==> flow/design.v <==
`timescale 1ns / 1ps
`default_nettype none
module Debounce(
    input wire btn, 
    input wire clk, 
    output reg led
    );
    reg [15:0] counter;  
    wire TC;  
    always @(posedge clk) begin
        if(~btn) begin
            counter <= 0;  
        end
        else begin
            counter <= counter + 1; 
        end
    end
    assign TC = (counter == 65534);  
    always @(posedge clk) begin
        if(~btn) begin
            led <= 0;  
        end
        else if (TC) begin
            led <= 1;  
        end
        else
            led <= led;  
    end
endmodule
`timescale 1ns / 1ps
module edge_generator(input wire clk, input wire rst, input wire signal, output reg out);  
    reg sig_p; 
    always @(posedge clk) begin
        if(rst == 1) begin
            out <= 0;
            sig_p <= 0;
        end else 
        begin
            if((sig_p != signal) && (signal)) begin
                out <= 1; 
            end 
            else out <= 0; 
            sig_p <= signal;
        end
    end
endmodule
`default_nettype none
`timescale 1ns / 1ps
module cla_adder(input wire [3:0] A, input wire [3:0] B, input wire CI, output wire CO, output wire [3:0] SUM);
    wire [3:0] propegated, generated;
    wire [3:0] carries;
    assign carries[0] = CI;
    assign propegated = A ^ B; 
    assign generated = A & B;
    assign carries[1] = generated[0] | (propegated[0] & carries[0]);
    assign carries[2] = generated[1] | (propegated[1] & carries[1]);
    assign carries[3] = generated[2] | (propegated[2] & carries[2]);
    assign CO = generated[3] | (propegated[3] & carries[3]);
    genvar i;
    generate 
        for (i = 0; i < 4; i = i + 1) begin
            FA a(.A(A[i]), .B(B[i]), .CI(carries[i]), .SUM(SUM[i]));
        end
    endgenerate
endmodule 
module FA(input wire A, input wire B, input wire CI, output wire CO, output wire SUM);
    assign CO = (A & B) | (CI & (A ^ B)); 
    assign SUM = A ^ B ^ CI; 
endmodule
`timescale 1ns / 1ps
`default_nettype none
module combo_mult(input wire [3:0] a, input wire [3:0] b, output wire [7:0] res);
    wire [7:0] m [3:0];
    genvar i; 
    generate 
        for(i = 0; i < 4; i = i + 1) begin
            assign m[i] = (a[i] != 0) ? ({{4'b0}, b} << i) : 8'b0;
        end
    endgenerate
    assign res = m[0] + m[1] + m[2] + m[3];
endmodule
`timescale 1ns / 1ps
`default_nettype none
module Calculator(
    input wire [3:0] a, 
    input wire [3:0] b,
    input wire [2:0] op,
    output reg [7:0] out
);
    parameter AND = 3'b000;
    parameter OR = 3'b001;
    parameter NOT = 3'b010;
    parameter XOR = 3'b011;
    parameter ADD = 3'b100;
    parameter SUB = 3'b101;
    parameter MULT = 3'b110;
    parameter DIV = 3'b111; 
    wire adder_co;
    wire [3:0] SUM;
    wire [7:0] PRODUCT;
    wire [3:0] B_adder;
    wire CI;
    assign B_adder = (op == ADD) ? b : 
                     (op == SUB) ? ~b :
                     0; 
    assign CI = (op == SUB) ? 1 : 0; 
    cla_adder ADDER(.A(a),.B(B_adder), .CI(CI), .CO(adder_co), .SUM(SUM));
    combo_mult MULTI(.a(a), .b(b), .res(PRODUCT));
    always @(*) begin
        case(op)
            AND: begin
                out <= {{4{1'b0}}, a&b};
            end
            OR: begin
                out <= {{4{1'b0}}, a|b};
            end
            NOT: begin
                out <= {{4{1'b1}}, ~a};
            end
            XOR: begin
                out <= {{4{1'b0}}, a ^ b};
            end
            ADD: begin
                out <= {{3{1'b0}}, adder_co, SUM};
            end
            SUB: begin
                if (a < b) begin
                    out <= {{4{1'b1}}, SUM};
                end
                else out <= {{4{1'b0}}, SUM};
            end
            MULT: begin
                out <= PRODUCT;
            end
            DIV: begin
                out <= (b == 4'd0) ? 8'hFF : a/b;
            end
        endcase
   end
endmodule 
`timescale 1ns / 1ps
module val_bcd(
    input wire clk,  
    input wire reset, 
    input wire en, 
    input wire [11:0] count, 
    output reg [15:0] BCD,
    output reg rdy
    );
    parameter IDLE = 0; 
    parameter SHIFT = 1;
    parameter ADD = 2;
    reg [11:0] count_p;  
    reg [3:0] shift_idx;  
    reg [1:0] state;  
    reg [15:0] BCD_temp;  
    always @(posedge clk or posedge reset) begin
        if(reset) begin
            BCD <= 0;
            rdy <= 0; 
            shift_idx <= 0; 
            count_p <= 0; 
            state <= IDLE;
        end
        else begin
            case(state)
                IDLE : begin  
                    if(en) begin  
                        BCD <= 0;  
                        count_p <= count;  
                        shift_idx <= 0;  
                        state <= SHIFT;  
                    end 
                    else state <= IDLE;  
                    rdy <= 0;  
                end
                SHIFT : begin  
                    BCD <= {BCD[14:0], count_p[11 - shift_idx]};  
                    shift_idx <= shift_idx + 1;  
                    state <= ADD;  
                    rdy <= 0;  
                end
                ADD : begin  
                    if(shift_idx == 12) begin
                        rdy <= 1;     
                        state <= IDLE;   
                    end
                    else begin  
                        BCD <= {(BCD[15:12] >= 5) ? BCD[15:12] + 4'd3 : BCD[15:12], 
                            (BCD[11:8] >= 5) ? BCD[11:8] + 4'd3 : BCD[11:8],
                            (BCD[7:4] >= 5) ? BCD[7:4] + 4'd3 : BCD[7:4],
                            (BCD[3:0] >= 5) ? BCD[3:0] + 4'd3 : BCD[3:0]}; 
                        state <= SHIFT;  
                        rdy <= 0;  
                    end
                end
            endcase             
        end
    end
endmodule
`timescale 1ns / 1ps
`default_nettype none
module bcd_seg(
    input wire [3:0] BCD, 
    output reg [7:0] s
);
    always @(*) begin
        case(BCD)
            0: s = 8'b0000_0011; 
            1: s = 8'b1001_1111;
            2: s = 8'b0010_0101;
            3: s = 8'b0000_1101;
            4: s = 8'b1001_1001;
            5: s = 8'b0100_1001;
            6: s = 8'b0100_0001;
            7: s = 8'b0001_1111;
            8: s = 8'b0000_0001;
            9: s = 8'b0000_1001;
            10: s = 8'b1111_1101; 
            default s = 8'b1111_1111;
        endcase
end
endmodule
`timescale 1ns / 1ps
`default_nettype none
module op_seg(
    input wire [2:0] OP, 
    output reg [31:0] s
);
    always @(*) begin
        case(OP)
            0: s = 32'b1111_1111_0001_0001_1101_0101_1000_0101;  
            1: s = 32'b1111_1111_1111_1111_0000_0011_1111_0101;  
            2: s = 32'b1111_1111_1101_0101_1100_0101_1110_0001;  
            3: s = 32'b1111_1111_1001_0001_0000_0011_1111_0101;  
            4: s = 32'b1111_1111_0001_0001_1000_0101_1000_0101;  
            5: s = 32'b1111_1111_0100_1001_1100_0111_1100_0001;  
            6: s = 32'b0011_0011_0001_1011_1110_0011_1110_0001;  
            7: s = 32'b1111_1111_1000_0101_1001_1111_1000_0011;  
            default s = 32'b1111_1111_1111_1111_1111_1111_1111_1111;
        endcase
    end
endmodule
`timescale 1ns / 1ps
`default_nettype none
module Multi_Driver(
    input wire clk, 
    input wire rst, 
    input wire [31:0] segValues,
    output reg [3:0] an,
    output reg [7:0] seg
    );
    parameter DELAY = 4095; 
    reg [11:0] count;  
    always @(posedge clk) begin
        if(count < (DELAY / 4)) begin
            an <= 4'b1110;
            seg <= segValues[7:0];
        end
        else if (count < (DELAY / 2)) begin
            an <= 4'b1101;
            seg <= segValues[15:8];
        end
        else if (count < ((3 * DELAY) / 4)) begin
            an <= 4'b1011;
            seg <= segValues[23:16];
        end
        else begin
            an <= 4'b0111;
            seg <= segValues[31:24];
        end
        if (rst) count <= 0;
        else count <= count + 1; 
    end
endmodule
`timescale 1ns / 1ps
`default_nettype none
module Calculator_top(
    input wire [3:0] a, 
    input wire [3:0] b,
    input wire clk, 
    input wire rst, 
    input wire enter, 
    input wire back,
    input wire up, 
    input wire down,
    output wire [3:0] an, 
    output wire [7:0] seg,
    output reg bin_ind
);
    reg [2:0] op; 
    wire [7:0] calculator_result;  
    reg [31:0] display_value;  
    reg convert_value_enable;  
    wire up_d; wire down_d; wire enter_d; wire back_d; wire rst_d;  
    Debounce dd(.btn(down), .clk(clk), .led(down_d));
    Debounce ud(.btn(up), .clk(clk), .led(up_d));
    Debounce ed(.btn(enter), .clk(clk), .led(enter_d));
    Debounce bd(.btn(back), .clk(clk), .led(back_d));
    Debounce rd(.btn(rst), .clk(clk), .led(rst_d)); 
    Calculator calc(.a(a), .b(b), .op(op), .out(calculator_result));
    wire [15:0] BCD_result; 
    reg [11:0] value_to_convert; 
    wire bcd_val_rdy; 
    val_bcd VAL(.clk(clk), .reset(rst_d), .en(convert_value_enable), .count(value_to_convert), .rdy(bcd_val_rdy), .BCD(BCD_result));
    wire [31:0] BCD_seg;
    reg [31:0] BCD_seg_buffer;
    bcd_seg A(.BCD(BCD_result[15:12]),.s(BCD_seg[31:24]));
    bcd_seg B(.BCD(BCD_result[11:8]),.s(BCD_seg[23:16]));
    bcd_seg C(.BCD(BCD_result[7:4]),.s(BCD_seg[15:8]));
    bcd_seg D(.BCD(BCD_result[3:0]),.s(BCD_seg[7:0]));
    wire [31:0] op_seg;
    op_seg OPS(.OP(op), .s(op_seg)); 
    parameter DISP_ZEROS = 32'b0000_0011_0000_0011_0000_0011_0000_0011;
    Multi_Driver md(.segValues(display_value), .clk(clk), .rst(rst_d), .an(an), .seg(seg));
    parameter IDLE = 0;  
    parameter VALUE_SET = 1;
    parameter CONV = 2;  
    parameter RES = 3;  
    parameter OP = 4;  
    reg [1:0] result_neg; 
    reg [2:0] cs;  
    reg [2:0] ns;  
    always @(posedge clk) begin
        if(op < 4) begin  
            value_to_convert <= (1000 * calculator_result[3]) + (100 * calculator_result[2]) + (10 * calculator_result[1]) + (calculator_result[0]);
        end 
        else if(op == 5) begin  
             if(calculator_result[7]) begin  
                 result_neg[0] <= 1; 
                 value_to_convert <= {{8{1'b0}}, ((~calculator_result) + 1) & 4'b1111};  
                 if((((~calculator_result) + 1) & 4'b1111) >= 10) result_neg[1] <= 1;
                 else result_neg[1] <= 0; 
             end
             else value_to_convert <= {{4{1'b0}}, calculator_result}; 
        end 
        else begin
            value_to_convert <= {{4{1'b0}}, calculator_result}; 
        end
        if(rst_d == 1) begin
            op <= 0; 
            convert_value_enable <= 0; 
            ns <= IDLE;
            result_neg <= 0;
            display_value <= DISP_ZEROS;
        end
        else begin
            case (cs)
                IDLE: begin
                    display_value <= DISP_ZEROS; 
                    op <= 0;
                    if(ENTER) begin
                        ns <= CONV;
                    end
                    else if (UP | DOWN) begin
                        ns <= OP;
                        op <= 0; 
                    end
                end
                CONV: begin
                    if(op >= 5) begin
                        bin_ind <= 0; 
                    end else begin
                        bin_ind <= 1; 
                    end
                    display_value <= op_seg; 
                    convert_value_enable <= 1; 
                    if(bcd_val_rdy) begin
                        ns <= RES;
                        convert_value_enable <= 0;
                        if(result_neg[0]) begin  
                            if(result_neg[1]) begin
                                BCD_seg_buffer <= {16'b1111_1111_1111_1101, BCD_seg[15:0]};  
                            end else begin
                                BCD_seg_buffer <= {24'b1111_1111_1111_1111_1111_1101, BCD_seg[7:0]};  
                            end
                            result_neg <= 2'b0; 
                        end else begin
                            BCD_seg_buffer <= BCD_seg;
                        end
                    end
                    else ns <= CONV; 
                end
                RES: begin
                    result_neg <= 2'b0;
                    display_value <= BCD_seg_buffer; 
                    if (BACK) begin
                        ns <= IDLE;
                    end
                    else if (ENTER) begin
                        ns <= CONV;
                    end
                    else if (UP | DOWN) begin
                        ns <= OP;
                        op <= 0;
                    end
                    else ns <= RES;
                end
                OP: begin
                    result_neg <= 2'b0;
                    display_value <= op_seg; 
                    if (ENTER) begin
                        ns <= CONV;
                    end
                    else if(BACK) begin
                        ns <= RES;
                    end else begin
                        ns <= OP; 
                    end
                    if(UP) begin
                        op <= op + 1;
                    end
                    else if(DOWN) begin
                        op <= op - 1;
                    end
                end
            endcase 
        end
    end
    wire DOWN; wire UP; wire BACK; wire ENTER;
    edge_generator de(.clk(clk), .rst(rst_d), .signal(down_d), .out(DOWN));
    edge_generator ue(.clk(clk), .rst(rst_d), .signal(back_d), .out(BACK));
    edge_generator be(.clk(clk), .rst(rst_d), .signal(up_d), .out(UP));
    edge_generator ee(.clk(clk), .rst(rst_d), .signal(enter_d), .out(ENTER));
    always @(negedge clk) begin
        if(rst_d) begin
            cs <= IDLE; 
        end
        else begin
            cs <= ns; 
        end
    end
endmodule
* Step by step through the tools: Calculator_top
Each step is given for the RTL above and for the edited RTL. Lines under "before" count in the file above, lines under "after" in the edited file. "difference": "after" minus "before" as printed here. Operators: Yosys type, input widths -> output width; for muxes data width and select width s. Library cell names are shortened. A cell with -- has no value.
Inputs: top Calculator_top, clock clk, library sky130hd, corner tt_025C_1v80

* Diff
The edit as a unified diff against the file above. The edit is scripted: it alters the design's behaviour and was not made to optimise anything.
begin of diff
@@ -110,5 +110,5 @@
         case(op)
             AND: begin
-                out <= {{4{1'b0}}, a&b};
+                out <= {{4{1'b0}}, a+b};
             end
             OR: begin
end of diff

* Word level
Source: Yosys, flattened and elaborated, memories not mapped. Widths are those after wreduce. Print and check cells do not count. Memory sizes are those after Yosys's memory passes, which may raise the word count (mostly to a power of two), join words into wider ones and drop unused or constant bits.
Storage and ports:
- bits in registers | before 241, after 241, difference 0
- bits in latches | before 0, after 0, difference 0
- RAM bits | before 0, after 0, difference 0
- ROM bits | before 632, after 632, difference 0
- word width x clocked read ports | before 23, after 23, difference 0
- memories | before 5, after 5, difference 0
- bits of input ports | before 14, after 14, difference 0
- output and inout port bits | before 13, after 13, difference 0
- word-level cells | before 240, after 240, difference 0
Operators by class:
- add/subtract/negate cells | before 21, after 22, difference +1
- multiply operators | before 3, after 3, difference 0
- divide/modulo/power cells | before 1, after 1, difference 0
- $lt $le $gt $ge | before 11, after 11, difference 0
- eq/ne operators | before 33, after 33, difference 0
- shifts and indexed selects | before 1, after 1, difference 0
- mux-type cells | before 71, after 71, difference 0
- bitwise logic cells | before 26, after 25, difference -1
- reduce/logical cells | before 28, after 28, difference 0
Memories:
- words x width with read and write ports | before 8x23 r1 w0; 16x7 r1 w0; 16x7 r1 w0; 16x7 r1 w0; 16x7 r1 w0, after 8x23 r1 w0; 16x7 r1 w0; 16x7 r1 w0; 16x7 r1 w0; 16x7 r1 w0
Operator list:
- $and 4x4->4 | before 2, after 1, difference -1
- $add 4x4->4 | before 0, after 1, difference +1
- $mux 1 | before 22, after 22, difference 0
- $mux 3 | before 14, after 14, difference 0
- $mux 4 | before 9, after 9, difference 0
- $xor 1x1->1 | before 8, after 8, difference 0
- $mux 8 | before 6, after 6, difference 0
- $add 16x1->16 const B | before 5, after 5, difference 0
- $eq 16x16->1 const B | before 5, after 5, difference 0
- $eq 3x3->1 const B | before 5, after 5, difference 0
- $ne 2x2->1 const B | before 5, after 5, difference 0
- $or 1x1->1 | before 5, after 5, difference 0
- $add 4x2->4 const B | before 4, after 4, difference 0
- $and 1x1->1 | before 4, after 4, difference 0
- $eq 3x2->1 const B | before 4, after 4, difference 0
- $ge 4x3->1 const B | before 4, after 4, difference 0
- $logic_and 1x1->1 | before 4, after 4, difference 0
- $ne 1x1->1 | before 4, after 4, difference 0
- $ne 2x1->1 const B | before 4, after 4, difference 0
- $reduce_and 2->1 | before 4, after 4, difference 0
- $reduce_and 4->1 | before 4, after 4, difference 0
- $reduce_or 2->1 | before 4, after 4, difference 0
- $not 4->4 | before 3, after 3, difference 0
- $pmux 1 s2 | before 3, after 3, difference 0
- $reduce_bool 3->1 | before 3, after 3, difference 0
- $add 4x1->4 const B | before 2, after 2, difference 0
- $add 8x8->8 | before 2, after 2, difference 0
- $logic_not 3->1 | before 2, after 2, difference 0
The list need not be complete.

* Logic depth
Longest topological path by Yosys (ltp), each cell counted once; first at word level (registers and memories cut), then after technology mapping (sequential cells cut; the memories' decode and read muxes count).
Logic depth:
- word-level depth | before 23, after 23, difference 0
- ABC_AREA | before 0, after 0
- gate-level depth with buffers | before 55, after 51, difference -4
- depth with buffers taken out | before 54, after 50, difference -4

* Mapped cells and area
Source: synth_stat.txt of the flow (Yosys; design flattened, memories mapped). It holds for the ABC_AREA given above (unset counts as 0); a run with the other value may have another netlist.
Synthesis totals:
- mapped cells | before 1500, after 1509, difference +9
- cell area after synthesis (mm2) | before 0.0134204, after 0.0136306, difference +0.0002102
- sequential area (mm2) | before 0.0054265, after 0.0054265, difference 0.0000000
- flip-flops | before 248, after 248, difference 0
- buffers | before 51, after 55, difference +4
Cell types:
- nor2_1 | before 131, after 113, difference -18
- a31oi_1 | before 21, after 9, difference -12
- nand2_1 | before 118, after 129, difference +11
- o21ai_0 | before 104, after 114, difference +10
- o22ai_1 | before 26, after 18, difference -8
- mux2i_1 | before 9, after 17, difference +8
- clkbuf_1 | before 41, after 48, difference +7
- nand4_1 | before 19, after 12, difference -7
- a21boi_0 | before 16, after 23, difference +7
- nor2b_1 | before 30, after 35, difference +5
- nor3_1 | before 28, after 33, difference +5
- a221oi_1 | before 3, after 7, difference +4
- a21oi_1 | before 79, after 76, difference -3
- o211ai_1 | before 10, after 7, difference -3
- buf_1 | before 7, after 4, difference -3
- o31ai_1 | before 4, after 7, difference +3
- o221a_2 | before 0, after 3, difference +3
- o2bb2ai_1 | before 0, after 3, difference +3
The list need not be complete. By module: a second synthesis without flattening, with its own total; a netlist apart from the flattened one above.
Second synthesis, totals:
- cells (unflattened synthesis) | before 1611, after 1595, difference -16
- area (unflattened synthesis) (mm2) | before 0.0146878, after 0.0144851, difference -0.0002027
Rows give one instance, submodules left out.
By module, before:
- Debounce | times used 5, cells 84, area 0.0007507 mm2, seq. area 0.0003403 mm2
- Calculator_top | times used 1, cells 343, area 0.0037261 mm2, seq. area 0.002072 mm2
- val_bcd | times used 1, cells 205, area 0.0020432 mm2, seq. area 0.0009021 mm2
- Calculator | times used 1, cells 275, area 0.0019832 mm2, seq. area 0 mm2
- Multi_Driver | times used 1, cells 104, area 0.0010848 mm2, seq. area 0.0004805 mm2
- bcd_seg | times used 4, cells 35, area 0.0002377 mm2, seq. area 0 mm2
- combo_mult | times used 1, cells 42, area 0.0003854 mm2, seq. area 0 mm2
- op_seg | times used 1, cells 53, area 0.0003566 mm2, seq. area 0 mm2
- edge_generator | times used 4, cells 4, area 0.0000588 mm2, seq. area 0.00004 mm2
- cla_adder | times used 1, cells 9, area 0.0000888 mm2, seq. area 0 mm2
- FA | times used 4, cells 1, area 0.00002 mm2, seq. area 0 mm2
By module, after:
- Debounce | times used 5, cells 84, area 0.0007507 mm2, seq. area 0.0003403 mm2
- Calculator_top | times used 1, cells 343, area 0.0037261 mm2, seq. area 0.002072 mm2
- val_bcd | times used 1, cells 205, area 0.0020432 mm2, seq. area 0.0009021 mm2
- Calculator | times used 1, cells 259, area 0.0017805 mm2, seq. area 0 mm2
- Multi_Driver | times used 1, cells 104, area 0.0010848 mm2, seq. area 0.0004805 mm2
- bcd_seg | times used 4, cells 35, area 0.0002377 mm2, seq. area 0 mm2
- combo_mult | times used 1, cells 42, area 0.0003854 mm2, seq. area 0 mm2
- op_seg | times used 1, cells 53, area 0.0003566 mm2, seq. area 0 mm2
- edge_generator | times used 4, cells 4, area 0.0000588 mm2, seq. area 0.00004 mm2
- cla_adder | times used 1, cells 9, area 0.0000888 mm2, seq. area 0 mm2
- FA | times used 4, cells 1, area 0.00002 mm2, seq. area 0 mm2

* Measured runs
Both versions went through the flow (Yosys, OpenROAD) with the same settings in each pair. Constraints: input delay and output delay 20% of the set period each, output load 0.01 pF.
Settings, pair A: CORE_UTILIZATION 40, period_ns 12.0, CAP_MARGIN 20, CORE_MARGIN 2, SLEW_MARGIN 20
Results, pair A:
- chip area in the Yosys report (mm2) | before 0.0134204, after 0.0136306, difference +0.0002102
- overall die area (mm2) | before 0.0350326, after 0.03557, difference +0.0005374
- utilization after routing (%) | before 45.7, after 45.5, difference -0.2
- worst setup slack after layout (ns) | before 0.652, after 0.783, difference +0.131
- worst hold slack (ns) | before 0.377, after 0.382, difference +0.005
- power consumption (W) | before 0.002007, after 0.001903, difference -0.000104
- period achieved (ns) | before 11.348, after 11.217, difference -0.131
Settings, pair B: CELL_PAD_IN_SITES_DETAIL_PLACEMENT 1, CELL_PAD_IN_SITES_GLOBAL_PLACEMENT 0, CORE_UTILIZATION 42, GPL_TIMING_DRIVEN 1, MIN_ROUTING_LAYER met2, PLACE_DENSITY 0.72, SLEW_MARGIN 40, period_ns 14.4, CAP_MARGIN 20, CORE_MARGIN 2
Results, pair B:
- chip area in the Yosys report (mm2) | before 0.0134204, after 0.0136306, difference +0.0002102
- overall die area (mm2) | before 0.0333994, after 0.0339112, difference +0.0005118
- utilization after routing (%) | before 47.6, after 48.2, difference +0.6
- worst setup slack after layout (ns) | before 0.905, after 1.309, difference +0.404
- worst hold slack (ns) | before 0.394, after 0.397, difference +0.003
- power consumption (W) | before 0.001667, after 0.001747, difference +0.000080
- period achieved (ns) | before 13.495, after 13.091, difference -0.404
"period achieved" = clock period - worst setup slack. The figure is calculated, with input and output delays left at 20% of the set period. "power consumption": no workload was simulated; the value follows from the tool's default switching activity.
